==> flow/design.v <==
`timescale 1ns / 1ps
module score(
	 score,
	 grid, ai, opponent, clk
    );
output [8:0] score;
input [83:0] grid;
input [6:0] ai;
input [6:0] opponent;
input clk;
reg [8:0] score_r;
assign score = score_r;
wire clk;
wire [2:0] aithrees;
wire aifour;
reg aivert;
wire aihoriz;
reg [3:0] aihoriz_r;
assign aihoriz = |aihoriz_r;
wire aidiagup;
reg [3:0] aidiagup_r;
assign aidiagup = |aidiagup_r;
wire aidiagdown;
reg [3:0] aidiagdown_r;
assign aidiagdown = |aidiagdown_r;
assign aifour = aivert | aihoriz | aidiagup | aidiagdown;
reg aivert3;
reg [2:0] aihoriz3_r;
reg [2:0] aidiagup3_r;
reg [2:0] aidiagdown3_r;
assign aithrees = aihoriz3_r[2] + aihoriz3_r[1] + aihoriz3_r[0] + aidiagup3_r[2] + aidiagup3_r[1] + aidiagup3_r[0] + aidiagdown3_r[2] + aidiagdown3_r[1] + aidiagdown3_r[0] + aivert3;
wire [2:0] opponentthrees;
wire opponentfour;
reg opponentvert;
wire opponenthoriz;
reg [3:0] opponenthoriz_r;
assign opponenthoriz = |opponenthoriz_r;
wire opponentdiagup;
reg [3:0] opponentdiagup_r;
assign opponentdiagup = |opponentdiagup_r;
wire opponentdiagdown;
reg [3:0] opponentdiagdown_r;
assign opponentdiagdown = |opponentdiagdown_r;
assign opponentfour = opponentvert | opponenthoriz | opponentdiagup | opponentdiagdown;
reg opponentvert3;
reg [2:0] opponenthoriz3_r;
reg [2:0] opponentdiagup3_r;
reg [2:0] opponentdiagdown3_r;
assign opponentthrees = opponenthoriz3_r[2] + opponenthoriz3_r[1] + opponenthoriz3_r[0] + opponentdiagup3_r[2] + opponentdiagup3_r[1] + opponentdiagup3_r[0] + opponentdiagdown3_r[2] + opponentdiagdown3_r[1] + opponentdiagdown3_r[0] + opponentvert3;
always @ (*)
  begin
    if(ai > 41)
	 begin
	   aivert = grid[ai + 1  - 1] & grid[ai + 1  - 15] & grid[ai + 1  - 29] & grid[ai + 1  - 43];
	 end
	 else
	 begin
	   aivert = 0;
	 end
	 if(ai == 83 || ai == 69 || ai == 55 || ai == 41 || ai == 27 || ai == 13)
	 begin
	   aihoriz_r[0] = grid[ai + 1  - 1] & grid[ai + 1  - 3] & grid[ai + 1  - 5] & grid[ai + 1  - 7];
	   aihoriz_r[3:1] = 0;
	 end
	 else if(ai == 81 || ai == 67 || ai == 53 || ai == 39 || ai == 25 || ai == 11)
	 begin
		aihoriz_r[0] = grid[ai + 1  - 1] & grid[ai + 1  - 3] & grid[ai + 1  - 5] & grid[ai + 1  - 7];
	   aihoriz_r[1] = grid[ai + 1  - 1] & grid[ai + 1  - 3] & grid[ai + 1  - 5] & grid[ai + 1  + 1];
      aihoriz_r[3:2] = 0;
    end
	 else if(ai == 79 || ai == 65 || ai == 51 || ai == 37 || ai == 23 || ai == 9)
	 begin
		aihoriz_r[0] = grid[ai + 1  - 1] & grid[ai + 1  - 3] & grid[ai + 1  - 5] & grid[ai + 1  - 7];
	   aihoriz_r[1] = grid[ai + 1  - 1] & grid[ai + 1  - 3] & grid[ai + 1  - 5] & grid[ai + 1  + 1];
      aihoriz_r[2] = grid[ai + 1  - 1] & grid[ai + 1  - 3] & grid[ai + 1  + 3] & grid[ai + 1  + 1];
		aihoriz_r[3] = 0;
    end
	 else if(ai == 77 || ai == 63 || ai == 49 || ai == 35 || ai == 21 || ai == 7)
	 begin
		aihoriz_r[0] = grid[ai + 1  - 1] & grid[ai + 1  - 3] & grid[ai + 1  - 5] & grid[ai + 1  - 7];
	   aihoriz_r[1] = grid[ai + 1  - 1] & grid[ai + 1  - 3] & grid[ai + 1  - 5] & grid[ai + 1  + 1];
      aihoriz_r[2] = grid[ai + 1  - 1] & grid[ai + 1  - 3] & grid[ai + 1  + 3] & grid[ai + 1  + 1];
		aihoriz_r[3] = grid[ai + 1  - 1] & grid[ai + 1  + 5] & grid[ai + 1  + 3] & grid[ai + 1  + 1];
    end
	 else if(ai == 75 || ai == 61 || ai == 47 || ai == 33 || ai == 19 || ai == 5)
    begin
		aihoriz_r[0] = 0;
	   aihoriz_r[1] = grid[ai + 1  - 1] & grid[ai + 1  - 3] & grid[ai + 1  - 5] & grid[ai + 1  + 1];
      aihoriz_r[2] = grid[ai + 1  - 1] & grid[ai + 1  - 3] & grid[ai + 1  + 3] & grid[ai + 1  + 1];
		aihoriz_r[3] = grid[ai + 1  - 1] & grid[ai + 1  + 5] & grid[ai + 1  + 3] & grid[ai + 1  + 1];
    end
	 else if(ai == 73 || ai == 59 || ai == 45 || ai == 31 || ai == 17 || ai == 3)
	 begin
		aihoriz_r[1:0] = 0;     
	   aihoriz_r[2] = grid[ai + 1  - 1] & grid[ai + 1  - 3] & grid[ai + 1  + 3] & grid[ai + 1  + 1];
		aihoriz_r[3] = grid[ai + 1  - 1] & grid[ai + 1  + 5] & grid[ai + 1  + 3] & grid[ai + 1  + 1];
    end
	 else if(ai == 71 || ai == 57 || ai == 43 || ai == 29 || ai == 15 || ai == 1)
	 begin  
		aihoriz_r[2:0] = 0;
		aihoriz_r[3] = grid[ai + 1  - 1] & grid[ai + 1  + 5] & grid[ai + 1  + 3] & grid[ai + 1  + 1];
    end
	 else
	 begin
	   aihoriz_r = 0;
	 end
	 if(ai == 77 || ai == 75|| ai == 73 || ai == 71 || ai == 57 || ai == 43)
	 begin
	   aidiagup_r[0] = grid[ai + 1  - 1] & grid[ai + 1  - 13] & grid[ai + 1  - 25] & grid[ai + 1  - 37];
	   aidiagup_r[3:1] = 0;
	 end
	 else if(ai == 63 || ai == 61 || ai == 59 || ai == 45)
	 begin
	   aidiagup_r[0] = grid[ai + 1  - 1] & grid[ai + 1  - 13] & grid[ai + 1  - 25] & grid[ai + 1  - 37];
	   aidiagup_r[1] = grid[ai + 1  - 1] & grid[ai + 1  - 13] & grid[ai + 1  - 25] & grid[ai + 1  + 11];
      aidiagup_r[3:2] = 0;
    end
	 else if(ai == 49 || ai == 47)
	 begin
	   aidiagup_r[0] = grid[ai + 1  - 1] & grid[ai + 1  - 13] & grid[ai + 1  - 25] & grid[ai + 1  - 37];
	   aidiagup_r[1] = grid[ai + 1  - 1] & grid[ai + 1  - 13] & grid[ai + 1  - 25] & grid[ai + 1  + 11];
      aidiagup_r[2] = grid[ai + 1  - 1] & grid[ai + 1  - 13] & grid[ai + 1  + 23] & grid[ai + 1  + 11];
      aidiagup_r[3] = 0;
	 end
	 else if(ai == 13 || ai == 11 || ai == 9 || ai == 7 || ai == 27 || ai == 41)
	 begin
		aidiagup_r[0] = 0;
	   aidiagup_r[1] = 0;
      aidiagup_r[2] = 0;
      aidiagup_r[3] = grid[ai + 1  - 1] & grid[ai + 1  + 35] & grid[ai + 1  + 23] & grid[ai + 1  + 11];
	 end
	 else if(ai == 25 || ai == 23 || ai == 21 || ai == 39)
	 begin
	   aidiagup_r[0] = 0;
	   aidiagup_r[1] = 0;
      aidiagup_r[2] = grid[ai + 1  - 1] & grid[ai + 1  - 13] & grid[ai + 1  + 23] & grid[ai + 1  + 11];
      aidiagup_r[3] = grid[ai + 1  - 1] & grid[ai + 1  + 35] & grid[ai + 1  + 23] & grid[ai + 1  + 11];
	 end
	 else if(ai == 37 || ai == 35)
	 begin
	   aidiagup_r[0] = 0;
	   aidiagup_r[1] = grid[ai + 1  - 1] & grid[ai + 1  - 13] & grid[ai + 1  - 25] & grid[ai + 1  + 11];
      aidiagup_r[2] = grid[ai + 1  - 1] & grid[ai + 1  - 13] & grid[ai + 1  + 23] & grid[ai + 1  + 11];
      aidiagup_r[3] = grid[ai + 1  - 1] & grid[ai + 1  + 35] & grid[ai + 1  + 23] & grid[ai + 1  + 11];
	 end
	 else if(ai == 51 || ai == 33)
	 begin
	   aidiagup_r[0] = 0;
	   aidiagup_r[1] = grid[ai + 1  - 1] & grid[ai + 1  - 13] & grid[ai + 1  - 25] & grid[ai + 1  + 11];
      aidiagup_r[2] = grid[ai + 1  - 1] & grid[ai + 1  - 13] & grid[ai + 1  + 23] & grid[ai + 1  + 11];
      aidiagup_r[3] = 0;
	 end
	 else if(ai == 19 || ai == 53)
	 begin
	   aidiagup_r[0] = 0;
	   aidiagup_r[1] = 0;
      aidiagup_r[2] = grid[ai + 1  - 1] & grid[ai + 1  - 13] & grid[ai + 1  + 23] & grid[ai + 1  + 11];
      aidiagup_r[3] = 0;
	 end
	 else if(ai == 65 || ai == 31)
	 begin
	   aidiagup_r[0] = 0;
	   aidiagup_r[1] = grid[ai + 1  - 1] & grid[ai + 1  - 13] & grid[ai + 1  - 25] & grid[ai + 1  + 11];
      aidiagup_r[2] = 0;
      aidiagup_r[3] = 0;    
	 end
	 else
	 begin
	   aidiagup_r = 0;
	 end
	 if(ai == 7 || ai == 5 || ai == 3 || ai == 1 || ai == 15 || ai == 29)
	 begin
	   aidiagdown_r[0] = grid[ai + 1  - 1] & grid[ai + 1  + 15] & grid[ai + 1  + 31] & grid[ai + 1  + 47];
	   aidiagdown_r[3:1] = 0;
	 end
	 else if(ai == 21 || ai == 19 || ai == 17 || ai == 31)
	 begin
      aidiagdown_r[0] = grid[ai + 1  - 1] & grid[ai + 1  + 15] & grid[ai + 1  + 31] & grid[ai + 1  + 47];
	   aidiagdown_r[1] = grid[ai + 1  - 1] & grid[ai + 1  + 15] & grid[ai + 1  + 31] & grid[ai + 1  - 17];
      aidiagdown_r[3:2] = 0;
    end
	 else if(ai == 35 || ai == 33)
	 begin
	   aidiagdown_r[0] = grid[ai + 1  - 1] & grid[ai + 1  + 15] & grid[ai + 1  + 31] & grid[ai + 1  + 47];
	   aidiagdown_r[1] = grid[ai + 1  - 1] & grid[ai + 1  + 15] & grid[ai + 1  + 31] & grid[ai + 1  - 17];
      aidiagdown_r[2] = grid[ai + 1  - 1] & grid[ai + 1  + 15] & grid[ai + 1  - 33] & grid[ai + 1  - 17];
	   aidiagdown_r[3] = 0;
	 end
	 else if(ai == 83 || ai == 81 || ai == 79 || ai == 77 || ai == 69 || ai == 55)
	 begin
		aidiagdown_r[0] = 0;
	   aidiagdown_r[1] = 0;
      aidiagdown_r[2] = 0;
      aidiagdown_r[3] = grid[ai + 1  - 1] & grid[ai + 1  - 49] & grid[ai + 1  - 33] & grid[ai + 1  - 17];
    end
	 else if(ai == 67 || ai == 65 || ai == 63 || ai == 53)
	 begin
	   aidiagdown_r[0] = 0;
	   aidiagdown_r[1] = 0;
      aidiagdown_r[2] = grid[ai + 1  - 1] & grid[ai + 1  + 15] & grid[ai + 1  - 33] & grid[ai + 1  - 17];
	   aidiagdown_r[3] = grid[ai + 1  - 1] & grid[ai + 1  - 49] & grid[ai + 1  - 33] & grid[ai + 1  - 17];
	 end
	 else if(ai == 51 || ai == 49)
	 begin
	   aidiagdown_r[0] = 0;
      aidiagdown_r[1] = grid[ai + 1  - 1] & grid[ai + 1  + 15] & grid[ai + 1  + 31] & grid[ai + 1  - 17];
      aidiagdown_r[2] = grid[ai + 1  - 1] & grid[ai + 1  + 15] & grid[ai + 1  - 33] & grid[ai + 1  - 17];
      aidiagdown_r[3] = grid[ai + 1  - 1] & grid[ai + 1  - 49] & grid[ai + 1  - 33] & grid[ai + 1  - 17];
	 end
	 else if(ai == 37 || ai == 47)
	 begin
	   aidiagdown_r[0] = 0;
      aidiagdown_r[1] = grid[ai + 1  - 1] & grid[ai + 1  + 15] & grid[ai + 1  + 31] & grid[ai + 1  - 17];
      aidiagdown_r[2] = grid[ai + 1  - 1] & grid[ai + 1  + 15] & grid[ai + 1  - 33] & grid[ai + 1  - 17];
      aidiagdown_r[3] = 0;
	 end
	 else if(ai == 61 || ai == 39)
	 begin
	   aidiagdown_r[0] = 0;
	   aidiagdown_r[1] = 0;
      aidiagdown_r[2] = grid[ai + 1  - 1] & grid[ai + 1  + 15] & grid[ai + 1  - 33] & grid[ai + 1  - 17];
      aidiagdown_r[3] = 0;
	 end
	 else if(ai == 23 || ai == 45)
	 begin
	   aidiagdown_r[0] = 0;
      aidiagdown_r[1] = grid[ai + 1  - 1] & grid[ai + 1  + 15] & grid[ai + 1  + 31] & grid[ai + 1  - 17];
      aidiagdown_r[2] = 0;
      aidiagdown_r[3] = 0;    
	 end
	 else
	 begin
	   aidiagdown_r = 0;
	 end
    if(ai > 27)
	 begin
	   aivert3 = grid[ai + 1  - 1] & grid[ai + 1  - 15] & grid[ai + 1  - 29];
	 end
	 else
	 begin
	   aivert3 = 0;
	 end
	 if(ai == 83 || ai == 69 || ai == 55 || ai == 41 || ai == 27 || ai == 13)
	 begin
	   aihoriz3_r[0] = grid[ai + 1  - 1] & grid[ai + 1  - 3] & grid[ai + 1  - 5];
	   aihoriz3_r[2:1] = 0;
	 end
	 else if(ai == 81 || ai == 67 || ai == 53 || ai == 39 || ai == 25 || ai == 11)
	 begin
		aihoriz3_r[0] = grid[ai + 1  - 1] & grid[ai + 1  - 3] & grid[ai + 1  - 5];
	   aihoriz3_r[1] = grid[ai + 1  - 1] & grid[ai + 1  - 3] & grid[ai + 1  + 1];
      aihoriz3_r[2] = 0;
    end
	 else if(ai == 79 || ai == 65 || ai == 51 || ai == 37 || ai == 23 || ai == 9 || ai == 77 || ai == 63 || ai == 49 || ai == 35 || ai == 21 || ai == 7 || ai == 75 || ai == 61 || ai == 47 || ai == 33 || ai == 19 || ai == 5)
	 begin
		aihoriz3_r[0] = grid[ai + 1  - 1] & grid[ai + 1  - 3] & grid[ai + 1  - 5];
	   aihoriz3_r[1] = grid[ai + 1  - 1] & grid[ai + 1  - 3] & grid[ai + 1  + 1];
      aihoriz3_r[2] = grid[ai + 1  - 1] & grid[ai + 1  + 3] & grid[ai + 1  + 1];
    end
	 else if(ai == 73 || ai == 59 || ai == 45 || ai == 31 || ai == 17 || ai == 3)
	 begin
		aihoriz3_r[0] = 0;     
	   aihoriz3_r[1] = grid[ai + 1  - 1] & grid[ai + 1  - 3] & grid[ai + 1  + 1];
      aihoriz3_r[2] = grid[ai + 1  - 1] & grid[ai + 1  + 3] & grid[ai + 1  + 1];
    end
	 else if(ai == 71 || ai == 57 || ai == 43 || ai == 29 || ai == 15 || ai == 1)
	 begin  
		aihoriz3_r[1:0] = 0;
		aihoriz3_r[2] = grid[ai + 1  - 1] & grid[ai + 1  + 3] & grid[ai + 1  + 1];
    end
	 else
	 begin
	   aihoriz3_r = 0;
	 end
	 if(ai == 79 || ai == 77 || ai == 75|| ai == 73 || ai == 71 || ai == 57 || ai == 43 || ai == 29)
	 begin
	   aidiagup3_r[0] = grid[ai + 1  - 1] & grid[ai + 1  - 13] & grid[ai + 1  - 25];
	   aidiagup3_r[2:1] = 0;
	 end
	 else if(ai == 65 || ai == 63 || ai == 61 || ai == 59 || ai == 45 || ai == 31)
	 begin
	   aidiagup3_r[0] = grid[ai + 1  - 1] & grid[ai + 1  - 13] & grid[ai + 1  - 25];
	   aidiagup3_r[1] = grid[ai + 1  - 1] & grid[ai + 1  - 13] & grid[ai + 1  + 11];
      aidiagup3_r[2] = 0;
    end
	 else if(ai == 51 || ai == 49 || ai == 47 || ai == 37 || ai == 35 || ai == 33)
	 begin
	   aidiagup3_r[0] = grid[ai + 1  - 1] & grid[ai + 1  - 13] & grid[ai + 1  - 25];
	   aidiagup3_r[1] = grid[ai + 1  - 1] & grid[ai + 1  - 13] & grid[ai + 1  + 11];
      aidiagup3_r[2] = grid[ai + 1  - 1] & grid[ai + 1  + 23] & grid[ai + 1  + 11];
	 end
	 else if(ai == 13 || ai == 11 || ai == 9 || ai == 7 || ai == 5 || ai == 27 || ai == 41 || ai == 55)
	 begin
		aidiagup3_r[0] = 0;
	   aidiagup3_r[1] = 0;
      aidiagup3_r[2] = grid[ai + 1  - 1] & grid[ai + 1  + 23] & grid[ai + 1  + 11];
	 end
	 else if(ai == 25 || ai == 23 || ai == 21 || ai == 19 || ai == 39 ||ai == 53)
	 begin
	   aidiagup3_r[0] = 0;
	   aidiagup3_r[1] = grid[ai + 1  - 1] & grid[ai + 1  - 13] & grid[ai + 1  + 11];
      aidiagup3_r[2] = grid[ai + 1  - 1] & grid[ai + 1  + 23] & grid[ai + 1  + 11];
	 end
	 else if(ai == 17 || ai == 67)
	 begin
	   aidiagup3_r[0] = 0;
	   aidiagup3_r[1] = grid[ai + 1  - 1] & grid[ai + 1  - 13] & grid[ai + 1  + 11];
      aidiagup3_r[2] = 0;
	 end
	 else
	 begin
	   aidiagup3_r = 0;
	 end
	 if(ai == 9 || ai == 7 || ai == 5|| ai == 3 || ai == 1 || ai == 15 || ai == 29 || ai == 43)
	 begin
	 	aidiagdown3_r[0] = grid[ai + 1  - 1] & grid[ai + 1  + 15] & grid[ai + 1  + 31];
	   aidiagdown3_r[2:1] = 0;
	 end
	 else if(ai == 23 || ai == 21 || ai == 19 || ai == 17 || ai == 31 || ai == 45)
	 begin
	 	aidiagdown3_r[0] = grid[ai + 1  - 1] & grid[ai + 1  + 15] & grid[ai + 1  + 31];
	   aidiagdown3_r[1] = grid[ai + 1  - 1] & grid[ai + 1  + 15] & grid[ai + 1  - 17];
      aidiagdown3_r[2] = 0;
    end
	 else if(ai == 51 || ai == 49 || ai == 47 || ai == 37 || ai == 35 || ai == 33)
	 begin
	 	aidiagdown3_r[0] = grid[ai + 1  - 1] & grid[ai + 1  + 15] & grid[ai + 1  + 31];
	   aidiagdown3_r[1] = grid[ai + 1  - 1] & grid[ai + 1  + 15] & grid[ai + 1  - 17];
      aidiagdown3_r[2] = grid[ai + 1  - 1] & grid[ai + 1  - 33] & grid[ai + 1  - 17];
	 end
	 else if(ai == 83 || ai == 81 || ai == 79 || ai == 77 || ai == 75 || ai == 69 || ai == 55 || ai == 41)
	 begin
		aidiagdown3_r[0] = 0;
	   aidiagdown3_r[1] = 0;
      aidiagdown3_r[2] = grid[ai + 1  - 1] & grid[ai + 1  - 33] & grid[ai + 1  - 17];
	 end
	 else if(ai == 67 || ai == 65 || ai == 63 || ai == 61 || ai == 53 ||ai == 39)
	 begin
	   aidiagdown3_r[0] = 0;
	   aidiagdown3_r[1] = grid[ai + 1  - 1] & grid[ai + 1  + 15] & grid[ai + 1  - 17];
      aidiagdown3_r[2] = grid[ai + 1  - 1] & grid[ai + 1  - 33] & grid[ai + 1  - 17];
	 end
	 else if(ai == 59 || ai == 25)
	 begin
	   aidiagdown3_r[0] = 0;
	   aidiagdown3_r[1] = grid[ai + 1  - 1] & grid[ai + 1  + 15] & grid[ai + 1  - 17];
      aidiagdown3_r[2] = 0;
	 end
	 else
	 begin
	   aidiagdown3_r = 0;
	 end
    if(opponent + 1 > 41)
	 begin
	   opponentvert = grid[opponent + 1 - 1] & grid[opponent + 1 - 15] & grid[opponent + 1 - 29] & grid[opponent + 1 - 43];
	 end
	 else
	 begin
	   opponentvert = 0;
	 end
	 if(opponent + 1 == 83 || opponent + 1 == 69 || opponent + 1 == 55 || opponent + 1 == 41 || opponent + 1 == 27 || opponent + 1 == 13)
	 begin
	   opponenthoriz_r[0] = grid[opponent + 1 - 1] & grid[opponent + 1 - 3] & grid[opponent + 1 - 5] & grid[opponent + 1 - 7];
	   opponenthoriz_r[3:1] = 0;
	 end
	 else if(opponent + 1 == 81 || opponent + 1 == 67 || opponent + 1 == 53 || opponent + 1 == 39 || opponent + 1 == 25 || opponent + 1 == 11)
	 begin
		opponenthoriz_r[0] = grid[opponent + 1 - 1] & grid[opponent + 1 - 3] & grid[opponent + 1 - 5] & grid[opponent + 1 - 7];
	   opponenthoriz_r[1] = grid[opponent + 1 - 1] & grid[opponent + 1 - 3] & grid[opponent + 1 - 5] & grid[opponent + 1 + 1];
      opponenthoriz_r[3:2] = 0;
    end
	 else if(opponent + 1 == 79 || opponent + 1 == 65 || opponent + 1 == 51 || opponent + 1 == 37 || opponent + 1 == 23 || opponent + 1 == 9)
	 begin
		opponenthoriz_r[0] = grid[opponent + 1 - 1] & grid[opponent + 1 - 3] & grid[opponent + 1 - 5] & grid[opponent + 1 - 7];
	   opponenthoriz_r[1] = grid[opponent + 1 - 1] & grid[opponent + 1 - 3] & grid[opponent + 1 - 5] & grid[opponent + 1 + 1];
      opponenthoriz_r[2] = grid[opponent + 1 - 1] & grid[opponent + 1 - 3] & grid[opponent + 1 + 3] & grid[opponent + 1 + 1];
		opponenthoriz_r[3] = 0;
    end
	 else if(opponent + 1 == 77 || opponent + 1 == 63 || opponent + 1 == 49 || opponent + 1 == 35 || opponent + 1 == 21 || opponent + 1 == 7)
	 begin
		opponenthoriz_r[0] = grid[opponent + 1 - 1] & grid[opponent + 1 - 3] & grid[opponent + 1 - 5] & grid[opponent + 1 - 7];
	   opponenthoriz_r[1] = grid[opponent + 1 - 1] & grid[opponent + 1 - 3] & grid[opponent + 1 - 5] & grid[opponent + 1 + 1];
      opponenthoriz_r[2] = grid[opponent + 1 - 1] & grid[opponent + 1 - 3] & grid[opponent + 1 + 3] & grid[opponent + 1 + 1];
		opponenthoriz_r[3] = grid[opponent + 1 - 1] & grid[opponent + 1 + 5] & grid[opponent + 1 + 3] & grid[opponent + 1 + 1];
    end
	 else if(opponent + 1 == 75 || opponent + 1 == 61 || opponent + 1 == 47 || opponent + 1 == 33 || opponent + 1 == 19 || opponent + 1 == 5)
    begin
		opponenthoriz_r[0] = 0;
	   opponenthoriz_r[1] = grid[opponent + 1 - 1] & grid[opponent + 1 - 3] & grid[opponent + 1 - 5] & grid[opponent + 1 + 1];
      opponenthoriz_r[2] = grid[opponent + 1 - 1] & grid[opponent + 1 - 3] & grid[opponent + 1 + 3] & grid[opponent + 1 + 1];
		opponenthoriz_r[3] = grid[opponent + 1 - 1] & grid[opponent + 1 + 5] & grid[opponent + 1 + 3] & grid[opponent + 1 + 1];
    end
	 else if(opponent + 1 == 73 || opponent + 1 == 59 || opponent + 1 == 45 || opponent + 1 == 31 || opponent + 1 == 17 || opponent + 1 == 3)
	 begin
		opponenthoriz_r[1:0] = 0;     
	   opponenthoriz_r[2] = grid[opponent + 1 - 1] & grid[opponent + 1 - 3] & grid[opponent + 1 + 3] & grid[opponent + 1 + 1];
		opponenthoriz_r[3] = grid[opponent + 1 - 1] & grid[opponent + 1 + 5] & grid[opponent + 1 + 3] & grid[opponent + 1 + 1];
    end
	 else if(opponent + 1 == 71 || opponent + 1 == 57 || opponent + 1 == 43 || opponent + 1 == 29 || opponent + 1 == 15 || opponent + 1 == 1)
	 begin  
		opponenthoriz_r[2:0] = 0;
		opponenthoriz_r[3] = grid[opponent + 1 - 1] & grid[opponent + 1 + 5] & grid[opponent + 1 + 3] & grid[opponent + 1 + 1];
    end
	 else
	 begin
	   opponenthoriz_r = 0;
	 end
	 if(opponent + 1 == 77 || opponent + 1 == 75|| opponent + 1 == 73 || opponent + 1 == 71 || opponent + 1 == 57 || opponent + 1 == 43)
	 begin
	   opponentdiagup_r[0] = grid[opponent + 1 - 1] & grid[opponent + 1 - 13] & grid[opponent + 1 - 25] & grid[opponent + 1 - 37];
	   opponentdiagup_r[3:1] = 0;
	 end
	 else if(opponent + 1 == 63 || opponent + 1 == 61 || opponent + 1 == 59 || opponent + 1 == 45)
	 begin
	   opponentdiagup_r[0] = grid[opponent + 1 - 1] & grid[opponent + 1 - 13] & grid[opponent + 1 - 25] & grid[opponent + 1 - 37];
	   opponentdiagup_r[1] = grid[opponent + 1 - 1] & grid[opponent + 1 - 13] & grid[opponent + 1 - 25] & grid[opponent + 1 + 11];
      opponentdiagup_r[3:2] = 0;
    end
	 else if(opponent + 1 == 49 || opponent + 1 == 47)
	 begin
	   opponentdiagup_r[0] = grid[opponent + 1 - 1] & grid[opponent + 1 - 13] & grid[opponent + 1 - 25] & grid[opponent + 1 - 37];
	   opponentdiagup_r[1] = grid[opponent + 1 - 1] & grid[opponent + 1 - 13] & grid[opponent + 1 - 25] & grid[opponent + 1 + 11];
      opponentdiagup_r[2] = grid[opponent + 1 - 1] & grid[opponent + 1 - 13] & grid[opponent + 1 + 23] & grid[opponent + 1 + 11];
      opponentdiagup_r[3] = 0;
	 end
	 else if(opponent + 1 == 13 || opponent + 1 == 11 || opponent + 1 == 9 || opponent + 1 == 7 || opponent + 1 == 27 || opponent + 1 == 41)
	 begin
		opponentdiagup_r[0] = 0;
	   opponentdiagup_r[1] = 0;
      opponentdiagup_r[2] = 0;
      opponentdiagup_r[3] = grid[opponent + 1 - 1] & grid[opponent + 1 + 35] & grid[opponent + 1 + 23] & grid[opponent + 1 + 11];
	 end
	 else if(opponent + 1 == 25 || opponent + 1 == 23 || opponent + 1 == 21 || opponent + 1 == 39)
	 begin
	   opponentdiagup_r[0] = 0;
	   opponentdiagup_r[1] = 0;
      opponentdiagup_r[2] = grid[opponent + 1 - 1] & grid[opponent + 1 - 13] & grid[opponent + 1 + 23] & grid[opponent + 1 + 11];
      opponentdiagup_r[3] = grid[opponent + 1 - 1] & grid[opponent + 1 + 35] & grid[opponent + 1 + 23] & grid[opponent + 1 + 11];
	 end
	 else if(opponent + 1 == 37 || opponent + 1 == 35)
	 begin
	   opponentdiagup_r[0] = 0;
	   opponentdiagup_r[1] = grid[opponent + 1 - 1] & grid[opponent + 1 - 13] & grid[opponent + 1 - 25] & grid[opponent + 1 + 11];
      opponentdiagup_r[2] = grid[opponent + 1 - 1] & grid[opponent + 1 - 13] & grid[opponent + 1 + 23] & grid[opponent + 1 + 11];
      opponentdiagup_r[3] = grid[opponent + 1 - 1] & grid[opponent + 1 + 35] & grid[opponent + 1 + 23] & grid[opponent + 1 + 11];
	 end
	 else if(opponent + 1 == 51 || opponent + 1 == 33)
	 begin
	   opponentdiagup_r[0] = 0;
	   opponentdiagup_r[1] = grid[opponent + 1 - 1] & grid[opponent + 1 - 13] & grid[opponent + 1 - 25] & grid[opponent + 1 + 11];
      opponentdiagup_r[2] = grid[opponent + 1 - 1] & grid[opponent + 1 - 13] & grid[opponent + 1 + 23] & grid[opponent + 1 + 11];
      opponentdiagup_r[3] = 0;
	 end
	 else if(opponent + 1 == 19 || opponent + 1 == 53)
	 begin
	   opponentdiagup_r[0] = 0;
	   opponentdiagup_r[1] = 0;
      opponentdiagup_r[2] = grid[opponent + 1 - 1] & grid[opponent + 1 - 13] & grid[opponent + 1 + 23] & grid[opponent + 1 + 11];
      opponentdiagup_r[3] = 0;
	 end
	 else if(opponent + 1 == 65 || opponent + 1 == 31)
	 begin
	   opponentdiagup_r[0] = 0;
	   opponentdiagup_r[1] = grid[opponent + 1 - 1] & grid[opponent + 1 - 13] & grid[opponent + 1 - 25] & grid[opponent + 1 + 11];
      opponentdiagup_r[2] = 0;
      opponentdiagup_r[3] = 0;    
	 end
	 else
	 begin
	   opponentdiagup_r = 0;
	 end
	 if(opponent + 1 == 7 || opponent + 1 == 5 || opponent + 1 == 3 || opponent + 1 == 1 || opponent + 1 == 15 || opponent + 1 == 29)
	 begin
	   opponentdiagdown_r[0] = grid[opponent + 1 - 1] & grid[opponent + 1 + 15] & grid[opponent + 1 + 31] & grid[opponent + 1 + 47];
	   opponentdiagdown_r[3:1] = 0;
	 end
	 else if(opponent + 1 == 21 || opponent + 1 == 19 || opponent + 1 == 17 || opponent + 1 == 31)
	 begin
      opponentdiagdown_r[0] = grid[opponent + 1 - 1] & grid[opponent + 1 + 15] & grid[opponent + 1 + 31] & grid[opponent + 1 + 47];
	   opponentdiagdown_r[1] = grid[opponent + 1 - 1] & grid[opponent + 1 + 15] & grid[opponent + 1 + 31] & grid[opponent + 1 - 17];
      opponentdiagdown_r[3:2] = 0;
    end
	 else if(opponent + 1 == 35 || opponent + 1 == 33)
	 begin
	   opponentdiagdown_r[0] = grid[opponent + 1 - 1] & grid[opponent + 1 + 15] & grid[opponent + 1 + 31] & grid[opponent + 1 + 47];
	   opponentdiagdown_r[1] = grid[opponent + 1 - 1] & grid[opponent + 1 + 15] & grid[opponent + 1 + 31] & grid[opponent + 1 - 17];
      opponentdiagdown_r[2] = grid[opponent + 1 - 1] & grid[opponent + 1 + 15] & grid[opponent + 1 - 33] & grid[opponent + 1 - 17];
	   opponentdiagdown_r[3] = 0;
	 end
	 else if(opponent + 1 == 83 || opponent + 1 == 81 || opponent + 1 == 79 || opponent + 1 == 77 || opponent + 1 == 69 || opponent + 1 == 55)
	 begin
		opponentdiagdown_r[0] = 0;
	   opponentdiagdown_r[1] = 0;
      opponentdiagdown_r[2] = 0;
      opponentdiagdown_r[3] = grid[opponent + 1 - 1] & grid[opponent + 1 - 49] & grid[opponent + 1 - 33] & grid[opponent + 1 - 17];
    end
	 else if(opponent + 1 == 67 || opponent + 1 == 65 || opponent + 1 == 63 || opponent + 1 == 53)
	 begin
	   opponentdiagdown_r[0] = 0;
	   opponentdiagdown_r[1] = 0;
      opponentdiagdown_r[2] = grid[opponent + 1 - 1] & grid[opponent + 1 + 15] & grid[opponent + 1 - 33] & grid[opponent + 1 - 17];
	   opponentdiagdown_r[3] = grid[opponent + 1 - 1] & grid[opponent + 1 - 49] & grid[opponent + 1 - 33] & grid[opponent + 1 - 17];
	 end
	 else if(opponent + 1 == 51 || opponent + 1 == 49)
	 begin
	   opponentdiagdown_r[0] = 0;
      opponentdiagdown_r[1] = grid[opponent + 1 - 1] & grid[opponent + 1 + 15] & grid[opponent + 1 + 31] & grid[opponent + 1 - 17];
      opponentdiagdown_r[2] = grid[opponent + 1 - 1] & grid[opponent + 1 + 15] & grid[opponent + 1 - 33] & grid[opponent + 1 - 17];
      opponentdiagdown_r[3] = grid[opponent + 1 - 1] & grid[opponent + 1 - 49] & grid[opponent + 1 - 33] & grid[opponent + 1 - 17];
	 end
	 else if(opponent + 1 == 37 || opponent + 1 == 47)
	 begin
	   opponentdiagdown_r[0] = 0;
      opponentdiagdown_r[1] = grid[opponent + 1 - 1] & grid[opponent + 1 + 15] & grid[opponent + 1 + 31] & grid[opponent + 1 - 17];
      opponentdiagdown_r[2] = grid[opponent + 1 - 1] & grid[opponent + 1 + 15] & grid[opponent + 1 - 33] & grid[opponent + 1 - 17];
      opponentdiagdown_r[3] = 0;
	 end
	 else if(opponent + 1 == 61 || opponent + 1 == 39)
	 begin
	   opponentdiagdown_r[0] = 0;
	   opponentdiagdown_r[1] = 0;
      opponentdiagdown_r[2] = grid[opponent + 1 - 1] & grid[opponent + 1 + 15] & grid[opponent + 1 - 33] & grid[opponent + 1 - 17];
      opponentdiagdown_r[3] = 0;
	 end
	 else if(opponent + 1 == 23 || opponent + 1 == 45)
	 begin
	   opponentdiagdown_r[0] = 0;
      opponentdiagdown_r[1] = grid[opponent + 1 - 1] & grid[opponent + 1 + 15] & grid[opponent + 1 + 31] & grid[opponent + 1 - 17];
      opponentdiagdown_r[2] = 0;
      opponentdiagdown_r[3] = 0;    
	 end
	 else
	 begin
	   opponentdiagdown_r = 0;
	 end
    if(opponent + 1 > 27)
	 begin
	   opponentvert3 = grid[opponent + 1 - 1] & grid[opponent + 1 - 15] & grid[opponent + 1 - 29];
	 end
	 else
	 begin
	   opponentvert3 = 0;
	 end
	 if(opponent + 1 == 83 || opponent + 1 == 69 || opponent + 1 == 55 || opponent + 1 == 41 || opponent + 1 == 27 || opponent + 1 == 13)
	 begin
	   opponenthoriz3_r[0] = grid[opponent + 1 - 1] & grid[opponent + 1 - 3] & grid[opponent + 1 - 5];
	   opponenthoriz3_r[2:1] = 0;
	 end
	 else if(opponent + 1 == 81 || opponent + 1 == 67 || opponent + 1 == 53 || opponent + 1 == 39 || opponent + 1 == 25 || opponent + 1 == 11)
	 begin
		opponenthoriz3_r[0] = grid[opponent + 1 - 1] & grid[opponent + 1 - 3] & grid[opponent + 1 - 5];
	   opponenthoriz3_r[1] = grid[opponent + 1 - 1] & grid[opponent + 1 - 3] & grid[opponent + 1 + 1];
      opponenthoriz3_r[2] = 0;
    end
	 else if(opponent + 1 == 79 || opponent + 1 == 65 || opponent + 1 == 51 || opponent + 1 == 37 || opponent + 1 == 23 || opponent + 1 == 9 || opponent + 1 == 77 || opponent + 1 == 63 || opponent + 1 == 49 || opponent + 1 == 35 || opponent + 1 == 21 || opponent + 1 == 7 || opponent + 1 == 75 || opponent + 1 == 61 || opponent + 1 == 47 || opponent + 1 == 33 || opponent + 1 == 19 || opponent + 1 == 5)
	 begin
		opponenthoriz3_r[0] = grid[opponent + 1 - 1] & grid[opponent + 1 - 3] & grid[opponent + 1 - 5];
	   opponenthoriz3_r[1] = grid[opponent + 1 - 1] & grid[opponent + 1 - 3] & grid[opponent + 1 + 1];
      opponenthoriz3_r[2] = grid[opponent + 1 - 1] & grid[opponent + 1 + 3] & grid[opponent + 1 + 1];
    end
	 else if(opponent + 1 == 73 || opponent + 1 == 59 || opponent + 1 == 45 || opponent + 1 == 31 || opponent + 1 == 17 || opponent + 1 == 3)
	 begin
		opponenthoriz3_r[0] = 0;     
	   opponenthoriz3_r[1] = grid[opponent + 1 - 1] & grid[opponent + 1 - 3] & grid[opponent + 1 + 1];
      opponenthoriz3_r[2] = grid[opponent + 1 - 1] & grid[opponent + 1 + 3] & grid[opponent + 1 + 1];
    end
	 else if(opponent + 1 == 71 || opponent + 1 == 57 || opponent + 1 == 43 || opponent + 1 == 29 || opponent + 1 == 15 || opponent + 1 == 1)
	 begin  
		opponenthoriz3_r[1:0] = 0;
		opponenthoriz3_r[2] = grid[opponent + 1 - 1] & grid[opponent + 1 + 3] & grid[opponent + 1 + 1];
    end
	 else
	 begin
	   opponenthoriz3_r = 0;
	 end
	 if(opponent + 1 == 79 || opponent + 1 == 77 || opponent + 1 == 75|| opponent + 1 == 73 || opponent + 1 == 71 || opponent + 1 == 57 || opponent + 1 == 43 || opponent + 1 == 29)
	 begin
	   opponentdiagup3_r[0] = grid[opponent + 1 - 1] & grid[opponent + 1 - 13] & grid[opponent + 1 - 25];
	   opponentdiagup3_r[2:1] = 0;
	 end
	 else if(opponent + 1 == 65 || opponent + 1 == 63 || opponent + 1 == 61 || opponent + 1 == 59 || opponent + 1 == 45 || opponent + 1 == 31)
	 begin
	   opponentdiagup3_r[0] = grid[opponent + 1 - 1] & grid[opponent + 1 - 13] & grid[opponent + 1 - 25];
	   opponentdiagup3_r[1] = grid[opponent + 1 - 1] & grid[opponent + 1 - 13] & grid[opponent + 1 + 11];
      opponentdiagup3_r[2] = 0;
    end
	 else if(opponent + 1 == 51 || opponent + 1 == 49 || opponent + 1 == 47 || opponent + 1 == 37 || opponent + 1 == 35 || opponent + 1 == 33)
	 begin
	   opponentdiagup3_r[0] = grid[opponent + 1 - 1] & grid[opponent + 1 - 13] & grid[opponent + 1 - 25];
	   opponentdiagup3_r[1] = grid[opponent + 1 - 1] & grid[opponent + 1 - 13] & grid[opponent + 1 + 11];
      opponentdiagup3_r[2] = grid[opponent + 1 - 1] & grid[opponent + 1 + 23] & grid[opponent + 1 + 11];
	 end
	 else if(opponent + 1 == 13 || opponent + 1 == 11 || opponent + 1 == 9 || opponent + 1 == 7 || opponent + 1 == 5 || opponent + 1 == 27 || opponent + 1 == 41 || opponent + 1 == 55)
	 begin
		opponentdiagup3_r[0] = 0;
	   opponentdiagup3_r[1] = 0;
      opponentdiagup3_r[2] = grid[opponent + 1 - 1] & grid[opponent + 1 + 23] & grid[opponent + 1 + 11];
	 end
	 else if(opponent + 1 == 25 || opponent + 1 == 23 || opponent + 1 == 21 || opponent + 1 == 19 || opponent + 1 == 39 ||opponent + 1 == 53)
	 begin
	   opponentdiagup3_r[0] = 0;
	   opponentdiagup3_r[1] = grid[opponent + 1 - 1] & grid[opponent + 1 - 13] & grid[opponent + 1 + 11];
      opponentdiagup3_r[2] = grid[opponent + 1 - 1] & grid[opponent + 1 + 23] & grid[opponent + 1 + 11];
	 end
	 else if(opponent + 1 == 17 || opponent + 1 == 67)
	 begin
	   opponentdiagup3_r[0] = 0;
	   opponentdiagup3_r[1] = grid[opponent + 1 - 1] & grid[opponent + 1 - 13] & grid[opponent + 1 + 11];
      opponentdiagup3_r[2] = 0;
	 end
	 else
	 begin
	   opponentdiagup3_r = 0;
	 end
	 if(opponent + 1 == 9 || opponent + 1 == 7 || opponent + 1 == 5|| opponent + 1 == 3 || opponent + 1 == 1 || opponent + 1 == 15 || opponent + 1 == 29 || opponent + 1 == 43)
	 begin
	 	opponentdiagdown3_r[0] = grid[opponent + 1 - 1] & grid[opponent + 1 + 15] & grid[opponent + 1 + 31];
	   opponentdiagdown3_r[2:1] = 0;
	 end
	 else if(opponent + 1 == 23 || opponent + 1 == 21 || opponent + 1 == 19 || opponent + 1 == 17 || opponent + 1 == 31 || opponent + 1 == 45)
	 begin
	 	opponentdiagdown3_r[0] = grid[opponent + 1 - 1] & grid[opponent + 1 + 15] & grid[opponent + 1 + 31];
	   opponentdiagdown3_r[1] = grid[opponent + 1 - 1] & grid[opponent + 1 + 15] & grid[opponent + 1 - 17];
      opponentdiagdown3_r[2] = 0;
    end
	 else if(opponent + 1 == 51 || opponent + 1 == 49 || opponent + 1 == 47 || opponent + 1 == 37 || opponent + 1 == 35 || opponent + 1 == 33)
	 begin
	 	opponentdiagdown3_r[0] = grid[opponent + 1 - 1] & grid[opponent + 1 + 15] & grid[opponent + 1 + 31];
	   opponentdiagdown3_r[1] = grid[opponent + 1 - 1] & grid[opponent + 1 + 15] & grid[opponent + 1 - 17];
      opponentdiagdown3_r[2] = grid[opponent + 1 - 1] & grid[opponent + 1 - 33] & grid[opponent + 1 - 17];
	 end
	 else if(opponent + 1 == 83 || opponent + 1 == 81 || opponent + 1 == 79 || opponent + 1 == 77 || opponent + 1 == 75 || opponent + 1 == 69 || opponent + 1 == 55 || opponent + 1 == 41)
	 begin
		opponentdiagdown3_r[0] = 0;
	   opponentdiagdown3_r[1] = 0;
      opponentdiagdown3_r[2] = grid[opponent + 1 - 1] & grid[opponent + 1 - 33] & grid[opponent + 1 - 17];
	 end
	 else if(opponent + 1 == 67 || opponent + 1 == 65 || opponent + 1 == 63 || opponent + 1 == 61 || opponent + 1 == 53 ||opponent + 1 == 39)
	 begin
	   opponentdiagdown3_r[0] = 0;
	   opponentdiagdown3_r[1] = grid[opponent + 1 - 1] & grid[opponent + 1 + 15] & grid[opponent + 1 - 17];
      opponentdiagdown3_r[2] = grid[opponent + 1 - 1] & grid[opponent + 1 - 33] & grid[opponent + 1 - 17];
	 end
	 else if(opponent + 1 == 59 || opponent + 1 == 25)
	 begin
	   opponentdiagdown3_r[0] = 0;
	   opponentdiagdown3_r[1] = grid[opponent + 1 - 1] & grid[opponent + 1 + 15] & grid[opponent + 1 - 17];
      opponentdiagdown3_r[2] = 0;
	 end
	 else
	 begin
	   opponentdiagdown3_r = 0;
	 end
	 if(aifour)
	 begin
	   score_r = 9'b111111111;
	 end
	 else if(opponentfour)
	 begin
	   score_r = 0;
	 end
	 else
	 begin
	   if (ai % 14 > 7)
		begin
		  score_r = (200 + 10 * aithrees - 10 * opponentthrees + 14 - (ai % 14))% 512;
		end
		else
	   begin
		  score_r = (200 + 10 * aithrees - 10 * opponentthrees + ai % 14) % 512;
		end   
	 end
  end
endmodule
`timescale 1ns / 1ps
module minimax(
   opt, move,
   grid, column_counts, player, sw, clk
);
input [83:0] grid;
input [20:0] column_counts;
input player;
input sw;
input clk;
output [6:0] opt;
output move;
reg [83:0] grid_copy;
reg [83:0] grid_copy_2;
reg aimoved;
reg opponentmoved;
reg [6:0] ai;
reg [6:0] opponent;
reg [2:0] index;
reg move_r;
assign move = move_r;
reg initial_score;
reg [6:0] count;  
reg [2:0] column;
reg [6:0] opt_r;
assign opt = opt_r;
wire [8:0] optscore;
reg [8:0] optscore_r;
assign optscore = optscore_r;
wire [8:0] score;
wire [8:0] curscore;
reg [8:0] curscore_r;
assign curscore = curscore_r;
score score_(
   .score (score),
   .grid (grid_copy_2), .ai (ai), .opponent (opponent), .clk (clk)
    );
always @(posedge clk)
begin
  if (player == 0 || !sw)
  begin
    count = 0;
    move_r = 0;
    optscore_r = 0;
    opt_r = 1;
	 curscore_r = 0;
  end
  else if (count == 105)
  begin
    if(curscore >= optscore && aimoved)
    begin
      opt_r = ai;
      optscore_r = curscore_r;
    end
    move_r = 1;
    count = (count + 1) % 128;
  end
  else if (count > 105)
  begin
    move_r = 0;
  end
  else if (count % 15 == 0)
  begin
    if(count == 0)
    begin
      optscore_r = 0;
    end
    else if(curscore >= optscore && aimoved)
    begin
      opt_r = ai;
      optscore_r = curscore_r;
    end
	 initial_score = 1;
    if(column_counts[(count / 15)*3 + 2-:3] < 6)
    begin
	   column = (count / 15) % 8;
      grid_copy = grid;
      grid_copy[13 - (count / 15)*2 + column_counts[(count / 15)*3 + 2-:3] * 14-:2] = 2'b10;
      aimoved = 1;
      ai = (13 - (count / 15)*2 + column_counts[(count / 15)*3 + 2-:3] * 14) % 128;
    end
    else
    begin
      grid_copy = grid;
      aimoved = 0;
      ai = 1;
		column = 0;
    end
    count = (count + 1) % 128;
  end
  else if ((count % 15) % 2 == 1)
  begin
    if(aimoved)
	   begin
      if(column_counts[(((count % 15) - 1)/2)* 3 +2-:3] < 6 && (((count % 15) - 1)/2) != column)
      begin
        grid_copy_2 = grid_copy;
        grid_copy_2[14 - (count % 15) + column_counts[(((count % 15) - 1)/2)* 3 + 2-:3] * 14-:2] = 2'b01;
        opponentmoved = 1;
        opponent = (13 - (count % 15) + column_counts[(((count % 15) - 1)/2)* 3 + 2-:3] * 14)% 128;
      end
	   else if (ai < 70 && (((count % 15) - 1)/2) == column)
	   begin
	     grid_copy_2 = grid_copy;
        grid_copy_2[ai + 14-:2] = 2'b01;
        opponentmoved = 1;
        opponent = (ai + 13)% 128;
	   end
      else
      begin
        grid_copy_2 = grid_copy;
        opponentmoved = 0;
        opponent = 0;
      end
	 end
	 else
	 begin
	   grid_copy_2 = grid_copy;
      opponentmoved = 0;
      opponent = 0;
	 end
    count = (count + 1) % 128;
  end
  else
  begin
    if ((score < curscore || initial_score) && aimoved && opponentmoved)
    begin
      curscore_r = score;
		initial_score = 0;
    end
    count = (count + 1) % 128;
  end
end
endmodule
From RTL to reports: minimax
What the tools print for minimax, step after step.
Lines are those of the file above, counted from 1.
Library cell names are shortened.
{ "design": {"top_module": "minimax", "clock_port": "clk", "lib": "sky130hd", "lib_corner": "tt_025C_1v80"} }

After elaboration
Source: Yosys, flattened and elaborated, memories not mapped. Widths are those after wreduce. Registers that Yosys merges into a memory's read port (data or address) are not register bits. Print and check cells do not count. Equal cells are merged and count once.
{ "word_totals": {"ramBits": 0, "output_inout_bits": 8, "in_bits": 108, "romBits": 0, "latchBits": 0, "mem_count": 0, "clocked_rd_ports_x_width": 0, "register_bits": 221} }
{ "op_classes": {"eq_ne": 90, "bitwise": 99, "reduce_logical": 291, "n_div": 3, "n_shift": 52, "addsub": 94, "mux": 236, "n_cmp": 11, "mul": 6} }
{ "ops": {"columns": ["cell", "n"], "rows": [
  ["84-bit by 32-bit variable part select with 1-bit output", 44],
  ["32-bit by 6-bit == test with 1-bit output (second input constant)", 16],
  ["2-bit by 33-bit variable shift with 84-bit output (first input constant)", 4],
  ["84-bit two-way mux", 4],
  ["32-bit by 7-bit == test with 1-bit output (second input constant)", 10],
  ["1-bit logical OR", 268],
  ["32-bit by 5-bit == test with 1-bit output (second input constant)", 8],
  ["32-bit by 6-bit subtractor with 32-bit output (second input constant)", 8],
  ["7-bit by 4-bit modulo with 32-bit output (second input constant)", 2],
  ["84-bit AND", 3],
  ["84-bit bitwise OR", 3],
  ["84-bit inverter", 3],
  ["1-bit two-way mux", 197],
  ["32-bit by 1-bit adder with 32-bit output (second input constant)", 6],
  ["32-bit by 2-bit subtractor with 32-bit output (second input constant)", 6],
  ["32-bit by 5-bit subtractor with 32-bit output (second input constant)", 6],
  ["1-bit by 33-bit variable shift with 84-bit output (first input constant)", 2],
  ["32-bit by 2-bit adder with 32-bit output (second input constant)", 4],
  ["32-bit by 3-bit subtractor with 32-bit output (second input constant)", 4],
  ["32-bit by 4-bit adder with 32-bit output (second input constant)", 4],
  ["32-bit by 4-bit subtractor with 32-bit output (second input constant)", 4],
  ["32-bit by 4-bit == test with 1-bit output (second input constant)", 4],
  ["32-bit by 5-bit adder with 32-bit output (second input constant)", 4],
  ["32-bit by 6-bit adder with 32-bit output (second input constant)", 4],
  ["7-bit by 4-bit divider with 32-bit output (second input constant)", 1],
  ["7-bit by 6-bit == test with 1-bit output (second input constant)", 16],
  ["32-bit negator with 33-bit output", 3],
  ["32-bit by 1-bit subtractor with 32-bit output (second input constant)", 3]
]} }
Other operator kinds: 63; their cells: 241.

Depth
Yosys ltp: most cells in a row. Word level: on the elaborated netlist, between registers, memories and ports. Mapped: between sequential cells and ports; inverters and the memories' decode and read muxes count.
{ "depth": {"ltp_word": 44, "abc_area": 1, "mapped_depth": 80, "ltp_nobuf": 78} }

After synthesis
The flow's flattened synthesis, as Yosys stat reports it; memories are mapped. The netlist is that of the ABC_AREA named above (0 if unset); the other value can give another one.
The area totals of this step are shown rounded.
{ "mapped": {"ffs": 219, "yosys_area_um2": 28250, "cell_count": 4619} }
{ "types": {"columns": ["cell", "n", "area_total_um2"], "rows": [
  ["edfxtp_1", 187, 5.62E+03],
  ["nand2_1", 1181, 4.43E+03],
  ["o21ai_0", 516, 2.58E+03],
  ["inv_1", 592, 2.22E+03],
  ["nor2_1", 558, 2.09E+03],
  ["ha_1", 140, 1751.68],
  ["nand3_1", 254, 1.27E+03],
  ["a21oi_1", 237, 1.19E+03],
  ["xor2_1", 89, 779.498],
  ["dfxtp_1", 32, 640.614],
  ["fa_1", 24, 480.461],
  ["clkbuf_1", 113, 424.157],
  ["o211ai_1", 53, 397.882],
  ["nor3_1", 67, 335.322],
  ["nand4_1", 52, 325.312],
  ["or2_2", 41, 256.496],
  ["o21ai_1", 48, 240.23],
  ["xnor2_1", 23, 201.443]
]} }
Other cell types: 55; their cells: 412.

Worst setup path after synthesis
Source: OpenSTA report_checks on the synthesized netlist (no wires, ideal clock, input and output delay 20% of the period each), path of least setup slack; recovery checks are left aside. Register names are those of the netlist, which keeps one name where synthesis merged equal registers.
{ "synth_timing": {"kind": "register -> register", "start": "reg ai[1]", "end": "reg (no name shown)", "period_ns": 11.0, "arrival_time_ns": 11.166, "required_time_ns": 10.881, "path_slack_ns": -0.285, "setup_ns": 0.119, "path_delay_ns": 11.285, "path_stages": 61, "synth_period_reached_ns": 11.285} }
"path_delay_ns" is the arrival time less input delay plus setup time.
"path_stages" counts driving pins, that of a launching flip-flop among them; a cell with two outputs on the path counts twice.
"synth_period_reached_ns" = period - worst setup slack (recovery checks aside). The figure is calculated, with input and output delays left at 20% of the set period.
{ "synth_via": {"cell_sequence": "edfxtp_1 -> buf_2 -> inv_2 -> clkbuf_1 -> clkbuf_1 -> ha_1 -> clkbuf_1 -> inv_1 -> clkbuf_1 -> ha_1 -> inv_1 -> a21oi_1 -> xor2_1 -> o21ai_0 -> o21bai_1 -> nand3_1 -> a31oi_1 -> inv_1 -> [25 not listed] -> and2_1 -> nor2_1 -> o21a_1 -> nor2_1 -> inv_1 -> or2_2 -> nand3_1 -> o211ai_1 -> nand2_1 -> ha_1 -> a21oi_1 -> o221a_2 -> nand2_1 -> nand2_1 -> nand3_1 -> buf_2 -> o21ai_1 -> a21oi_1"} }
{ "synth_rtl": {"columns": ["element", "line_no", "source"], "rows": [
  ["from (decl)", 691, "reg [6:0] ai;"],
  ["from (assign)", 754, "ai = (13 - (count / 15)*2 + column_counts[(count / 15)*3 + 2-:3] * 14) % 128;"],
  ["from (assign)", 760, "ai = 1;"],
  ["to (assign)", 720, null],
  ["to (assign)", 802, null],
  ["to (decl)", 706, null]
]} }
No chain of elaborated cells between the ends is given.

Timing after layout
Path of least setup slack in the final report of run 1 (OpenROAD, finished layout, wires in). Where an end is a register, its clock arrival counts in the times.
{ "layout_timing": {"kind": "register -> register", "start": "reg count[5]", "end": "reg grid_copy_2[59]", "arrival_time_ns": 10.84, "setup_ns": 0.27, "required_time_ns": 8.42, "period_ns": 8.16, "path_stages": 72, "path_slack_ns": -2.42} }
Between the ends stands the longest chain of elaborated cells between them, by number of cells; it is not shown to be the way that was timed. Of several equally long chains one is given.
Each line given opens the expression or statement behind the cell; cells for indexed reads and writes are added by Yosys, which also makes memories of some case tables.
At most two assigning lines are given for a register; there are more.
Where a signal picks the word or bit written, the line may be left out of the assigning lines.
Ways into the end's enable are left out, as the timed path ends at the data pin.
{ "layout_via": {"cell_sequence": "dfxtp_2 -> inv_1 -> nor2_4 -> ha_1 -> inv_1 -> nand2_1 -> nand2_2 -> buf_4 -> buf_4 -> nand4_1 -> nand3_4 -> nor2_4 -> nor2_8 -> nand2_8 -> nand2_1 -> and2_4 -> ha_4 -> nand3_4 -> [36 not listed] -> nand2_2 -> a22oi_2 -> nor2_1 -> nor2_1 -> nor3_1 -> a21oi_1 -> nand2_1 -> buf_12 -> inv_2 -> nand2_4 -> o21ai_4 -> buf_4 -> buf_4 -> nand4_1 -> o21ai_0 -> nand3_1 -> nand2_1 -> nand2_1", "elab_chain_len": 18} }
{ "layout_rtl": {"columns": ["element", "line_no", "source"], "rows": [
  ["from (decl)", 697, "reg [6:0] count;"],
  ["from (assign)", 730, "count = (count + 1) % 128;"],
  ["from (assign)", 763, "count = (count + 1) % 128;"],
  ["7-bit by 4-bit modulo with 32-bit output", 772, "grid_copy_2[14 - (count % 15) + column_counts[(((count % 15) - 1)/2)* 3 + 2-:3] * 14-:2] = 2'b01;"],
  ["32-bit by 1-bit subtractor with 32-bit output", 772, null],
  ["31-bit by 2-bit multiplier with 32-bit output", 772, null],
  ["32-bit by 2-bit adder with 32-bit output", 772, null],
  ["32-bit by 1-bit adder with 32-bit output", 772, null],
  ["32-bit by 2-bit subtractor with 32-bit output", 772, null],
  ["21-bit by 32-bit variable part select with 3-bit output", 772, null],
  ["[4 not listed]", null, null],
  ["32-bit negator with 33-bit output", 772, null],
  ["2-bit by 33-bit variable shift with 84-bit output", 772, null],
  ["84-bit inverter", 772, null],
  ["84-bit AND", 772, null],
  ["84-bit bitwise OR", 772, null],
  ["84-bit two-way mux", 769, "if(column_counts[(((count % 15) - 1)/2)* 3 +2-:3] < 6 && (((count % 15) - 1)/2) != column)"],
  ["84-bit two-way mux", 767, "if(aimoved)"],
  ["to (assign)", 771, "grid_copy_2 = grid_copy;"],
  ["to (assign)", 778, "grid_copy_2 = grid_copy;"],
  ["to (decl)", 688, "reg [83:0] grid_copy_2;"]
]} }

Subject: flow runs of minimax

Hi,

Module minimax, platform sky130hd: 5 stored runs of the flow (Yosys, OpenROAD) with differing settings, in no particular order. Input and output delays are each 20% of the period that was set; the output load is 0.01 pF.
"period_reached_ns" is the run's clock period less its worst setup slack. It is reckoned from that one timing run; input and output delays stay at 20% of the period that was set.
"worstPathTime_ns" means the part of the period allowed to the worst setup path (the constraints hold back 20% at inputs and 20% at outputs) less its slack; where the path has registers, the arrival times of their clocks count too.
"power.total_mw": no workload was simulated; the value follows from the tool's default switching activity.
Values from the reports are rounded here.
[
  {
    "run": "run 1",
    "settings": { "ABC_AREA": 1, "CORE_UTILIZATION": 54, "CTS_CLUSTER_SIZE": 56, "MIN_ROUTING_LAYER": "met1", "PLACE_DENSITY_LB_ADDON": 0.24, "SETUP_SLACK_MARGIN": 0.14, "TNS_END_PERCENT": 5, "period_ns": 8.16, "CAP_MARGIN": 20, "CORE_MARGIN": 2, "SLEW_MARGIN": 20 },
    "results": { "fin_ws_ns": -2.420, "power.total_mw": 10.53, "period_reached_ns": 10.580, "design_die_area_um2": 54150, "post_route_stdcell_area_um2": 41030, "timing.setup.tns_ns": -262.5, "worstPathTime_ns": 10.58, "critical_path_kind": "register -> register", "hold_worst_slack_ns": 0.465, "yosys_chip_area_um2": 28250 }
  },
  {
    "run": "run 2",
    "settings": { "ABC_AREA": 0, "CELL_PAD_IN_SITES_DETAIL_PLACEMENT": 0, "CELL_PAD_IN_SITES_GLOBAL_PLACEMENT": 0, "CORE_ASPECT_RATIO": 1.13, "CORE_UTILIZATION": 44, "CTS_CLUSTER_DIAMETER": 136, "GPL_TIMING_DRIVEN": 1, "PLACE_DENSITY": 0.77, "SLEW_MARGIN": 25, "period_ns": 9.33, "CAP_MARGIN": 20, "CORE_MARGIN": 2 },
    "results": { "fin_ws_ns": -1.163, "power.total_mw": 7.881, "period_reached_ns": 10.493, "design_die_area_um2": 69180, "post_route_stdcell_area_um2": 42740, "timing.setup.tns_ns": -72.28, "worstPathTime_ns": 10.49, "critical_path_kind": "register -> register", "hold_worst_slack_ns": 0.488, "yosys_chip_area_um2": 29520 }
  },
  {
    "run": "run 3",
    "settings": { "CELL_PAD_IN_SITES_DETAIL_PLACEMENT": 2, "HOLD_SLACK_MARGIN": -0.03, "SLEW_MARGIN": 40, "period_ns": 11.0, "CAP_MARGIN": 20, "CORE_MARGIN": 2, "CORE_UTILIZATION": 40 },
    "outcome": "no results, routing failed with GRT-0116"
  },
  {
    "run": "run 4",
    "settings": { "period_ns": 10.7, "CAP_MARGIN": 20, "CORE_MARGIN": 2, "CORE_UTILIZATION": 40, "SLEW_MARGIN": 20 },
    "results": { "fin_ws_ns": 0.292, "power.total_mw": 5.429, "period_reached_ns": 10.408, "design_die_area_um2": 75990, "post_route_stdcell_area_um2": 37820, "timing.setup.tns_ns": 0.000, "worstPathTime_ns": 10.41, "critical_path_kind": "register -> register", "hold_worst_slack_ns": 0.490, "yosys_chip_area_um2": 29520 }
  },
  {
    "run": "run 5",
    "settings": { "ABC_AREA": 1, "CELL_PAD_IN_SITES_DETAIL_PLACEMENT": 1, "CELL_PAD_IN_SITES_GLOBAL_PLACEMENT": 1, "CORE_ASPECT_RATIO": 1.13, "CORE_UTILIZATION": 25, "CTS_CLUSTER_DIAMETER": 205, "GPL_ROUTABILITY_DRIVEN": 0, "GPL_TIMING_DRIVEN": 1, "MIN_ROUTING_LAYER": "met2", "PLACE_DENSITY_LB_ADDON": 0.14, "SETUP_SLACK_MARGIN": 2.27, "SLEW_MARGIN": 10, "period_ns": 9.33, "CAP_MARGIN": 20, "CORE_MARGIN": 2 },
    "results": { "fin_ws_ns": -0.971, "power.total_mw": 11.18, "period_reached_ns": 10.301, "design_die_area_um2": 115700, "post_route_stdcell_area_um2": 45300, "timing.setup.tns_ns": -44.59, "worstPathTime_ns": 10.30, "critical_path_kind": "register -> register", "hold_worst_slack_ns": 0.466, "yosys_chip_area_um2": 28250 }
  }
]

Regards
